==> flow/design.v <==
module SelectionSort_custom_SIMD_instruction (clk, reset, 
	in_v, rd, vrd1, vrd2, 
		in_data, in_vdata1, in_vdata2, 
	out_v, out_rd, out_vrd1, out_vrd2, 
		out_data, out_vdata1, out_vdata2);
	input clk, reset;
	input in_v;
	input [4:0] rd;
	input [2:0] vrd1, vrd2;			
	input [32-1:0] in_data;
	input [256-1:0] in_vdata1, in_vdata2;	
	output out_v;
	output [4:0] out_rd;
	output [2:0] out_vrd1, out_vrd2;	
	output  [32-1:0] out_data;
	output [256-1:0] out_vdata1, out_vdata2;
	reg [13-1:0] valid_sr;
	reg [5*13-1:0] rd_sr; 
	reg [3*13-1:0] vrd1_sr, vrd2_sr;
	always @(posedge clk) begin
		if (reset) begin
			valid_sr<=0; rd_sr<=0; vrd1_sr<=0; vrd2_sr<=0;
		end else begin
			valid_sr<= (valid_sr<<1)|in_v;			
			  rd_sr <= (   rd_sr<<5)| rd;
			vrd1_sr <= ( vrd1_sr<<3)|vrd1; 
			vrd2_sr <= ( vrd2_sr<<3)|vrd2;
		end
	end
	assign out_v   =valid_sr[  13-1];
	assign out_rd  =   rd_sr[5*13-1-:5];
	assign out_vrd1= vrd1_sr[3*13-1-:3]; 
	assign out_vrd2= vrd2_sr[3*13-1-:3];
	wire [255:0] in_valid, out_valid;
	assign in_valid = in_v ? in_vdata1 : 0;
	assign out_vdata1 = out_v ? out_valid : 0;
	SelectionSort selection_sort(.clock(clk), .in(in_valid), .out(out_valid));
	assign out_data = 0;
	assign out_vdata2 = 0;
endmodule  
module SelectionSort
(
  input wire clock,
  input wire [255:0] in,
  output wire [255:0] out
);
  wire [31:0] in_array [7:0];
  wire [31:0] out_array [7:0];
  wire [31:0] intermediate [95:0];
  genvar i;
  for (i=0; i<8; i=i+1) begin
    assign in_array[i] = in[((i+1)*32)-1 -: 32];
  end
  genvar j;
  for (j=0; j<8; j=j+1) begin
    assign out[((j+1)*32)-1 -: 32] = out_array[j];
  end
  CAS_unit cas0_1(clock, in_array[0], in_array[1], intermediate[0], intermediate[1]);
  SR_module nopx_1(clock, in_array[2], intermediate[2]);
  SR_module nopx_2(clock, in_array[3], intermediate[3]);
  SR_module nopx_3(clock, in_array[4], intermediate[4]);
  SR_module nopx_4(clock, in_array[5], intermediate[5]);
  SR_module nopx_5(clock, in_array[6], intermediate[6]);
  SR_module nopx_6(clock, in_array[7], intermediate[7]);
  CAS_unit cas0_2(clock, intermediate[0], intermediate[2], intermediate[8], intermediate[10]);
  SR_module nopx_7(clock, intermediate[1], intermediate[9]);
  SR_module nopx_8(clock, intermediate[3], intermediate[11]);
  SR_module nopx_9(clock, intermediate[4], intermediate[12]);
  SR_module nopx_10(clock, intermediate[5], intermediate[13]);
  SR_module nopx_11(clock, intermediate[6], intermediate[14]);
  SR_module nopx_12(clock, intermediate[7], intermediate[15]);
  CAS_unit cas0_3(clock, intermediate[8], intermediate[11], intermediate[16], intermediate[19]);
  CAS_unit cas4(clock, intermediate[9], intermediate[10], intermediate[17], intermediate[18]);
  SR_module nopx_13(clock, intermediate[12], intermediate[20]);
  SR_module nopx_14(clock, intermediate[13], intermediate[21]);
  SR_module nopx_15(clock, intermediate[14], intermediate[22]);
  SR_module nopx_16(clock, intermediate[15], intermediate[23]);
  CAS_unit cas0_4(clock, intermediate[16], intermediate[20], intermediate[24], intermediate[28]);
  CAS_unit cas6(clock, intermediate[17], intermediate[19], intermediate[25], intermediate[27]);
  SR_module nop17(clock, intermediate[18], intermediate[26]);
  SR_module nop18(clock, intermediate[21], intermediate[29]);
  SR_module nop19(clock, intermediate[22], intermediate[30]);
  SR_module nop20(clock, intermediate[23], intermediate[31]);
  CAS_unit cas0_5(clock, intermediate[24], intermediate[29], intermediate[32], intermediate[37]);
  CAS_unit cas8(clock, intermediate[25], intermediate[28], intermediate[33], intermediate[36]);
  CAS_unit cas9(clock, intermediate[26], intermediate[27], intermediate[34], intermediate[35]);
  SR_module nop21(clock, intermediate[30], intermediate[38]);
  SR_module nop22(clock, intermediate[31], intermediate[39]);
  CAS_unit cas0_6(clock, intermediate[32], intermediate[38], intermediate[40], intermediate[46]);
  CAS_unit cas11(clock, intermediate[33], intermediate[37], intermediate[41], intermediate[45]);
  CAS_unit cas12(clock, intermediate[34], intermediate[36], intermediate[42], intermediate[44]);
  SR_module nop23(clock, intermediate[35], intermediate[43]);
  SR_module nop24(clock, intermediate[39], intermediate[47]);
  CAS_unit cas0_7(clock, intermediate[40], intermediate[47], intermediate[48], intermediate[55]);
  CAS_unit cas14(clock, intermediate[41], intermediate[46], intermediate[49], intermediate[54]);
  CAS_unit cas15(clock, intermediate[42], intermediate[45], intermediate[50], intermediate[53]);
  CAS_unit cas16(clock, intermediate[43], intermediate[44], intermediate[51], intermediate[52]);
  SR_module nop0_1(clock, intermediate[48], intermediate[56]);
  CAS_unit cas17(clock, intermediate[49], intermediate[55], intermediate[57], intermediate[63]);
  CAS_unit cas18(clock, intermediate[50], intermediate[54], intermediate[58], intermediate[62]);
  CAS_unit cas19(clock, intermediate[51], intermediate[53], intermediate[59], intermediate[61]);
  SR_module nop26(clock, intermediate[52], intermediate[60]);
  SR_module nop0_2(clock, intermediate[56], intermediate[64]);
  SR_module nop28(clock, intermediate[57], intermediate[65]);
  CAS_unit cas20(clock, intermediate[58], intermediate[63], intermediate[66], intermediate[71]);
  CAS_unit cas21(clock, intermediate[59], intermediate[62], intermediate[67], intermediate[70]);
  CAS_unit cas22(clock, intermediate[60], intermediate[61], intermediate[68], intermediate[69]);
  SR_module nop0_3(clock, intermediate[64], intermediate[72]);
  SR_module nop30(clock, intermediate[65], intermediate[73]);
  SR_module nop31(clock, intermediate[66], intermediate[74]);
  CAS_unit cas23(clock, intermediate[67], intermediate[71], intermediate[75], intermediate[79]);
  CAS_unit cas24(clock, intermediate[68], intermediate[70], intermediate[76], intermediate[78]);
  SR_module nop32(clock, intermediate[69], intermediate[77]);
  SR_module nop0_4(clock, intermediate[72], intermediate[80]);
  SR_module nop34(clock, intermediate[73], intermediate[81]);
  SR_module nop35(clock, intermediate[74], intermediate[82]);
  SR_module nop36(clock, intermediate[75], intermediate[83]);
  CAS_unit cas25(clock, intermediate[76], intermediate[79], intermediate[84], intermediate[87]);
  CAS_unit cas26(clock, intermediate[77], intermediate[78], intermediate[85], intermediate[86]);
  SR_module nop0_5(clock, intermediate[80], intermediate[88]);
  SR_module nop38(clock, intermediate[81], intermediate[89]);
  SR_module nop39(clock, intermediate[82], intermediate[90]);
  SR_module nop40(clock, intermediate[83], intermediate[91]);
  SR_module nop41(clock, intermediate[84], intermediate[92]);
  CAS_unit cas27(clock, intermediate[85], intermediate[87], intermediate[93], intermediate[95]);
  SR_module nop42(clock, intermediate[86], intermediate[94]);
  SR_module nop0_6(clock, intermediate[88], out_array[0]);
  SR_module nop44(clock, intermediate[89], out_array[1]);
  SR_module nop45(clock, intermediate[90], out_array[2]);
  SR_module nop46(clock, intermediate[91], out_array[3]);
  SR_module nop47(clock, intermediate[92], out_array[4]);
  SR_module nop48(clock, intermediate[93], out_array[5]);
  CAS_unit cas28(clock, intermediate[94], intermediate[95], out_array[6], out_array[7]);
endmodule
module CAS_unit(clk, inA, inB, outA, outB);
	input clk;
	input [31:0] inA;
	input [31:0] inB;
	output reg [31:0] outA;
	output reg [31:0] outB;
	always @(posedge clk) begin
		if (inA<inB) begin
			outA<=inA; outB<=inB;
		end else begin
			outB<=inA; outA<=inB;
		end
	end
endmodule  
module SR_module(clk, din, dout);
	input clk;
	input      [31:0] din;
	output reg [31:0] dout;
	always @(posedge clk) dout<=din;
endmodule  
# [Reports on SelectionSort_custom_SIMD_instruction]
# What the tools print for SelectionSort_custom_SIMD_instruction, step after step.
# Lines are those of the file above, counted from 1.
# Operators: Yosys type, input widths -> output width; for muxes data width and select width s.
# The mark - stands for no value.
[inputs] design="SelectionSort_custom_SIMD_instruction" clk_port="clk" cell_library="sky130hd" pvt_corner="tt_025C_1v80"

# [Elaborated design]
# Counts by Yosys on the flattened word-level netlist (proc, flatten, opt, wreduce). Print and check cells are left out. Cells with the same type and inputs are merged into one.
[op_classes] logic=4 n_mux=58 cmp=28
[op_table] operator="$mux 32" count=56
[op_table] operator="$lt 32x32->1" count=28
[op_table] operator="$mux 256" count=1
[op_table] operator="$or 39x3->39" count=2
[op_table] operator="$or 65x5->65" count=1
[op_table] operator="$mux 64" count=1
[op_table] operator="$or 13x1->13" count=1
[bits] output_inout_bits=556 register_bits=3484 word_cells=198 inputBits=558

# [Depth]
# Depth = most cells in a row (Yosys ltp): at word level without a register or memory, in the mapped netlist without a sequential cell, where the memories' decode and read muxes count.
[logic_depth] word_depth=3 abc_area=0 ltp_mapped=15 mapped_depth_nobuf=10

# [Mapped cells and area]
# Yosys stat after the flow's synthesis: flattened, memories mapped to cells. It holds for the ABC_AREA given above (unset counts as 0); a run with the other value may have another netlist.
# The area totals of this step are shown rounded.
[types] cell_type="sky130_fd_sc_hd__dfxtp_1" count=3484 type_area_um2=6.97E+04
[types] cell_type="sky130_fd_sc_hd__mux2_2" count=1611 type_area_um2=1.81E+04
[types] cell_type="sky130_fd_sc_hd__ha_1" count=868 type_area_um2=1.09E+04
[types] cell_type="sky130_fd_sc_hd__inv_1" count=873 type_area_um2=3.28E+03
[types] cell_type="sky130_fd_sc_hd__and2_1" count=448 type_area_um2=2.8E+03
[types] cell_type="sky130_fd_sc_hd__buf_4" count=317 type_area_um2=2.38E+03
[types] cell_type="sky130_fd_sc_hd__a21oi_1" count=293 type_area_um2=1.47E+03
[types] cell_type="sky130_fd_sc_hd__mux2_1" count=117 type_area_um2=1.32E+03
[types] cell_type="sky130_fd_sc_hd__nor2b_1" count=172 type_area_um2=1.08E+03
[types] cell_type="sky130_fd_sc_hd__nand2_1" count=253 type_area_um2=949.661
[types] cell_type="sky130_fd_sc_hd__o21ai_0" count=149 type_area_um2=745.715
[types] cell_type="sky130_fd_sc_hd__nand4_1" count=104 type_area_um2=650.624
[types] cell_type="sky130_fd_sc_hd__mux2i_1" count=64 type_area_um2=640.614
[types] cell_type="sky130_fd_sc_hd__a21o_1" count=84 type_area_um2=630.605
[types] cell_type="sky130_fd_sc_hd__buf_2" count=110 type_area_um2=550.528
[types] cell_type="sky130_fd_sc_hd__buf_6" count=42 type_area_um2=472.954
[types] cell_type="sky130_fd_sc_hd__nor2_1" count=124 type_area_um2=465.446
[types] cell_type="sky130_fd_sc_hd__a221oi_1" count=31 type_area_um2=271.51
# Not listed: further types 38, cells in them 400.
[synth_totals] ff_cells=3484 cell_count=9544 yosys_area_um2=120000 n_buf=543 sequential_area_um2=70000
# The figures by module come from a second, unflattened synthesis with its own total; it is not the netlist above.
[unflattened] cells_unflattened=9481 area_unflattened_um2=130000
# Rows give one instance, submodules left out.
[modules] mod="CAS_unit" n_cells=241 n_inst=28 mod_seq_area_um2=1300 area_um2=3100
[modules] mod="SR_module" n_cells=32 n_inst=48 mod_seq_area_um2=640 area_um2=640
[modules] mod="SelectionSort_custom_SIMD_instruction" n_cells=1197 n_inst=1 mod_seq_area_um2=3100 area_um2=9900
[modules] mod="SelectionSort" n_cells=0 n_inst=1 mod_seq_area_um2=0.0 area_um2=0.0

# [Timing after synthesis]
# Source: OpenSTA report_checks on the synthesized netlist (no wires, ideal clock, input and output delay 20% of the period each), path of least setup slack; recovery checks are left aside. Register names are those of the netlist, which keeps one name where synthesis merged equal registers.
[synth_path] path_type="input-to-reg" from="input port in_v" to="register selection_sort.cas0_1.outB[10]" path_buffers=5 t_required_ns=4.428 setup_ns=0.072 path_slack_ns=1.011 period_ns=4.5 t_arrival_ns=3.418 input_delay_ns=0.900 delay_ns=2.590 t_first_pin_ns=0.900 path_stages=14 period_less_setup_slack_ns=3.489
# "delay_ns" = arrival - input delay + setup time.
# "path_stages": output pins that drive a net of the path, with the launching flip-flop's if there is one; two outputs of one cell count as two.
# "period_less_setup_slack_ns" = period - worst setup slack (recovery checks aside). The figure is calculated, with input and output delays left at 20% of the set period.
# The rows between start and end are the longest chain of elaborated cells between them; the timing report does not say that the signal goes this way. Where chains are equally long, one stands for them.
# Each line given opens the expression or statement behind the cell; cells for indexed reads and writes are added by Yosys, which also makes memories of some case tables.
[synth_via] path_cell_list="sky130_fd_sc_hd__clkbuf_1 sky130_fd_sc_hd__clkbuf_1 sky130_fd_sc_hd__buf_1 sky130_fd_sc_hd__nand2_1 sky130_fd_sc_hd__inv_1 sky130_fd_sc_hd__ha_1 sky130_fd_sc_hd__a21o_1 sky130_fd_sc_hd__a21o_1 sky130_fd_sc_hd__a221oi_1 sky130_fd_sc_hd__nand2_1 sky130_fd_sc_hd__a31oi_1 sky130_fd_sc_hd__buf_2 sky130_fd_sc_hd__buf_2 sky130_fd_sc_hd__mux2i_1" elab_chain_len=3 cells_between=3 cone_lines=2 cone_classes="compare: 1; mux: 2"
[synth_lines] item="start: declaration" line=7 rtl="input in_v;"
[synth_lines] item="$mux 64" line=35 rtl="assign in_valid = in_v ? in_vdata1 : 0;"
[synth_lines] item="$lt 32x32->1" line=142 rtl="if (inA<inB) begin"
[synth_lines] item="$mux 32" line=142
[synth_lines] item="end: assignment" line=143 rtl="outA<=inA; outB<=inB;"
[synth_lines] item="end: assignment" line=145 rtl="outB<=inA; outA<=inB;"
[synth_lines] item="end: declaration" line=140 rtl="output reg [31:0] outB;"

# [Worst path after layout]
# Path of least setup slack in the final report of run 2 (OpenROAD, finished layout, wires in). Where an end is a register, its clock arrival counts in the times.
[layout_path] path_type="reg-to-output" from="register valid_sr[12]" to="output port out_vdata1[24]" output_delay_ns=1.29 t_required_ns=5.15 path_buffers=2 period_ns=6.44 t_arrival_ns=3.27 path_slack_ns=1.89 t_first_pin_ns=0.94 path_stages=4
# The rows between start and end are the longest chain of elaborated cells between them; the timing report does not say that the signal goes this way. Where chains are equally long, one stands for them.
[layout_via] path_cell_list="sky130_fd_sc_hd__dfxtp_4 sky130_fd_sc_hd__buf_12 sky130_fd_sc_hd__and2_1 sky130_fd_sc_hd__clkdlybuf4s50_1" elab_chain_len=1 cells_between=1 cone_lines=1 cone_classes="mux: 1"
[layout_lines] item="start: declaration" line=17 rtl="reg [13-1:0] valid_sr;"
[layout_lines] item="start: assignment" line=22 rtl="valid_sr<=0; rd_sr<=0; vrd1_sr<=0; vrd2_sr<=0;"
[layout_lines] item="start: assignment" line=24 rtl="valid_sr<= (valid_sr<<1)|in_v;"
[layout_lines] item="$mux 256" line=36 rtl="assign out_vdata1 = out_v ? out_valid : 0;"
[layout_lines] item="end: declaration" line=16 rtl="output [256-1:0] out_vdata1, out_vdata2;"

# 6 stored runs of SelectionSort_custom_SIMD_instruction in the flow (synthesis by Yosys, layout by OpenROAD, sky130hd cells), in arbitrary order. Constraints: input delay and output delay 20% of the set period each, output load 0.01 pF.
# "power_uw": no workload was simulated; the value follows from the tool's default switching activity.
# Measured values are rounded.
run="run 1" settings CAP_MARGIN=20 CELL_PAD_IN_SITES_DETAIL_PLACEMENT=2 CORE_ASPECT_RATIO=1.23 CORE_MARGIN=5 CORE_UTILIZATION=69 CTS_CLUSTER_DIAMETER=220 CTS_CLUSTER_SIZE=33 GPL_ROUTABILITY_DRIVEN=1 MAX_ROUTING_LAYER="met5" PLACE_DENSITY_LB_ADDON=0.04 SETUP_SLACK_MARGIN=-0.23 SLEW_MARGIN=5 TNS_END_PERCENT=85 period_ns=2.46
run="run 1" outcome="incomplete, placement halted on a tool error"
run="run 2" settings CAP_MARGIN=15 CORE_UTILIZATION=15 CTS_CLUSTER_SIZE=62 MIN_ROUTING_LAYER="met2" PLACE_DENSITY=0.82 SETUP_SLACK_MARGIN=0.55 TNS_END_PERCENT=50 period_ns=6.44 CORE_MARGIN=2 SLEW_MARGIN=20
run="run 2" results worst_setup_slack_ns=1.9 post_route_stdcell_area_um2=150000 power_uw=84000 ws_hold_ns=0.25 util_pct=19 total_die_area_um2=800000 setupTns_ns=0.000 yosys.chip_area_um2=120000
run="run 3" settings CORE_UTILIZATION=45 period_ns=3.73 CAP_MARGIN=20 CORE_MARGIN=2 SLEW_MARGIN=20
run="run 3" results worst_setup_slack_ns=0.28 post_route_stdcell_area_um2=140000 power_uw=140000 ws_hold_ns=0.19 util_pct=53 total_die_area_um2=270000 setupTns_ns=0.000 yosys.chip_area_um2=120000
run="run 4" settings CORE_ASPECT_RATIO=1.37 CORE_MARGIN=9 CORE_UTILIZATION=59 CTS_CLUSTER_DIAMETER=200 CTS_CLUSTER_SIZE=53 GPL_TIMING_DRIVEN=1 PLACE_DENSITY_LB_ADDON=0.2 SETUP_SLACK_MARGIN=0.84 period_ns=5.6 CAP_MARGIN=20 SLEW_MARGIN=20
run="run 4" results worst_setup_slack_ns=1.4 post_route_stdcell_area_um2=130000 power_uw=76000 ws_hold_ns=0.32 util_pct=64 total_die_area_um2=220000 setupTns_ns=0.000 yosys.chip_area_um2=120000
run="run 5" settings ABC_AREA=1 CORE_ASPECT_RATIO=0.79 CORE_UTILIZATION=64 CTS_CLUSTER_SIZE=38 GPL_ROUTABILITY_DRIVEN=1 PLACE_DENSITY=0.86 TNS_END_PERCENT=40 period_ns=3.35 CAP_MARGIN=20 CORE_MARGIN=2 SLEW_MARGIN=20
run="run 5" results worst_setup_slack_ns=0.16 post_route_stdcell_area_um2=140000 power_uw=150000 ws_hold_ns=0.081 util_pct=73 total_die_area_um2=200000 setupTns_ns=0.000 yosys.chip_area_um2=130000
run="run 6" settings ABC_AREA=1 CELL_PAD_IN_SITES_DETAIL_PLACEMENT=2 CELL_PAD_IN_SITES_GLOBAL_PLACEMENT=0 CORE_ASPECT_RATIO=0.52 CORE_UTILIZATION=15 CTS_CLUSTER_SIZE=56 GPL_ROUTABILITY_DRIVEN=0 GPL_TIMING_DRIVEN=1 HOLD_SLACK_MARGIN=0.13 MAX_ROUTING_LAYER="met5" MIN_ROUTING_LAYER="met1" SLEW_MARGIN=15 TNS_END_PERCENT=90 period_ns=4.5 CAP_MARGIN=20 CORE_MARGIN=2
run="run 6" results worst_setup_slack_ns=0.33 post_route_stdcell_area_um2=150000 power_uw=130000 ws_hold_ns=0.17 util_pct=18 total_die_area_um2=850000 setupTns_ns=0.000 yosys.chip_area_um2=130000
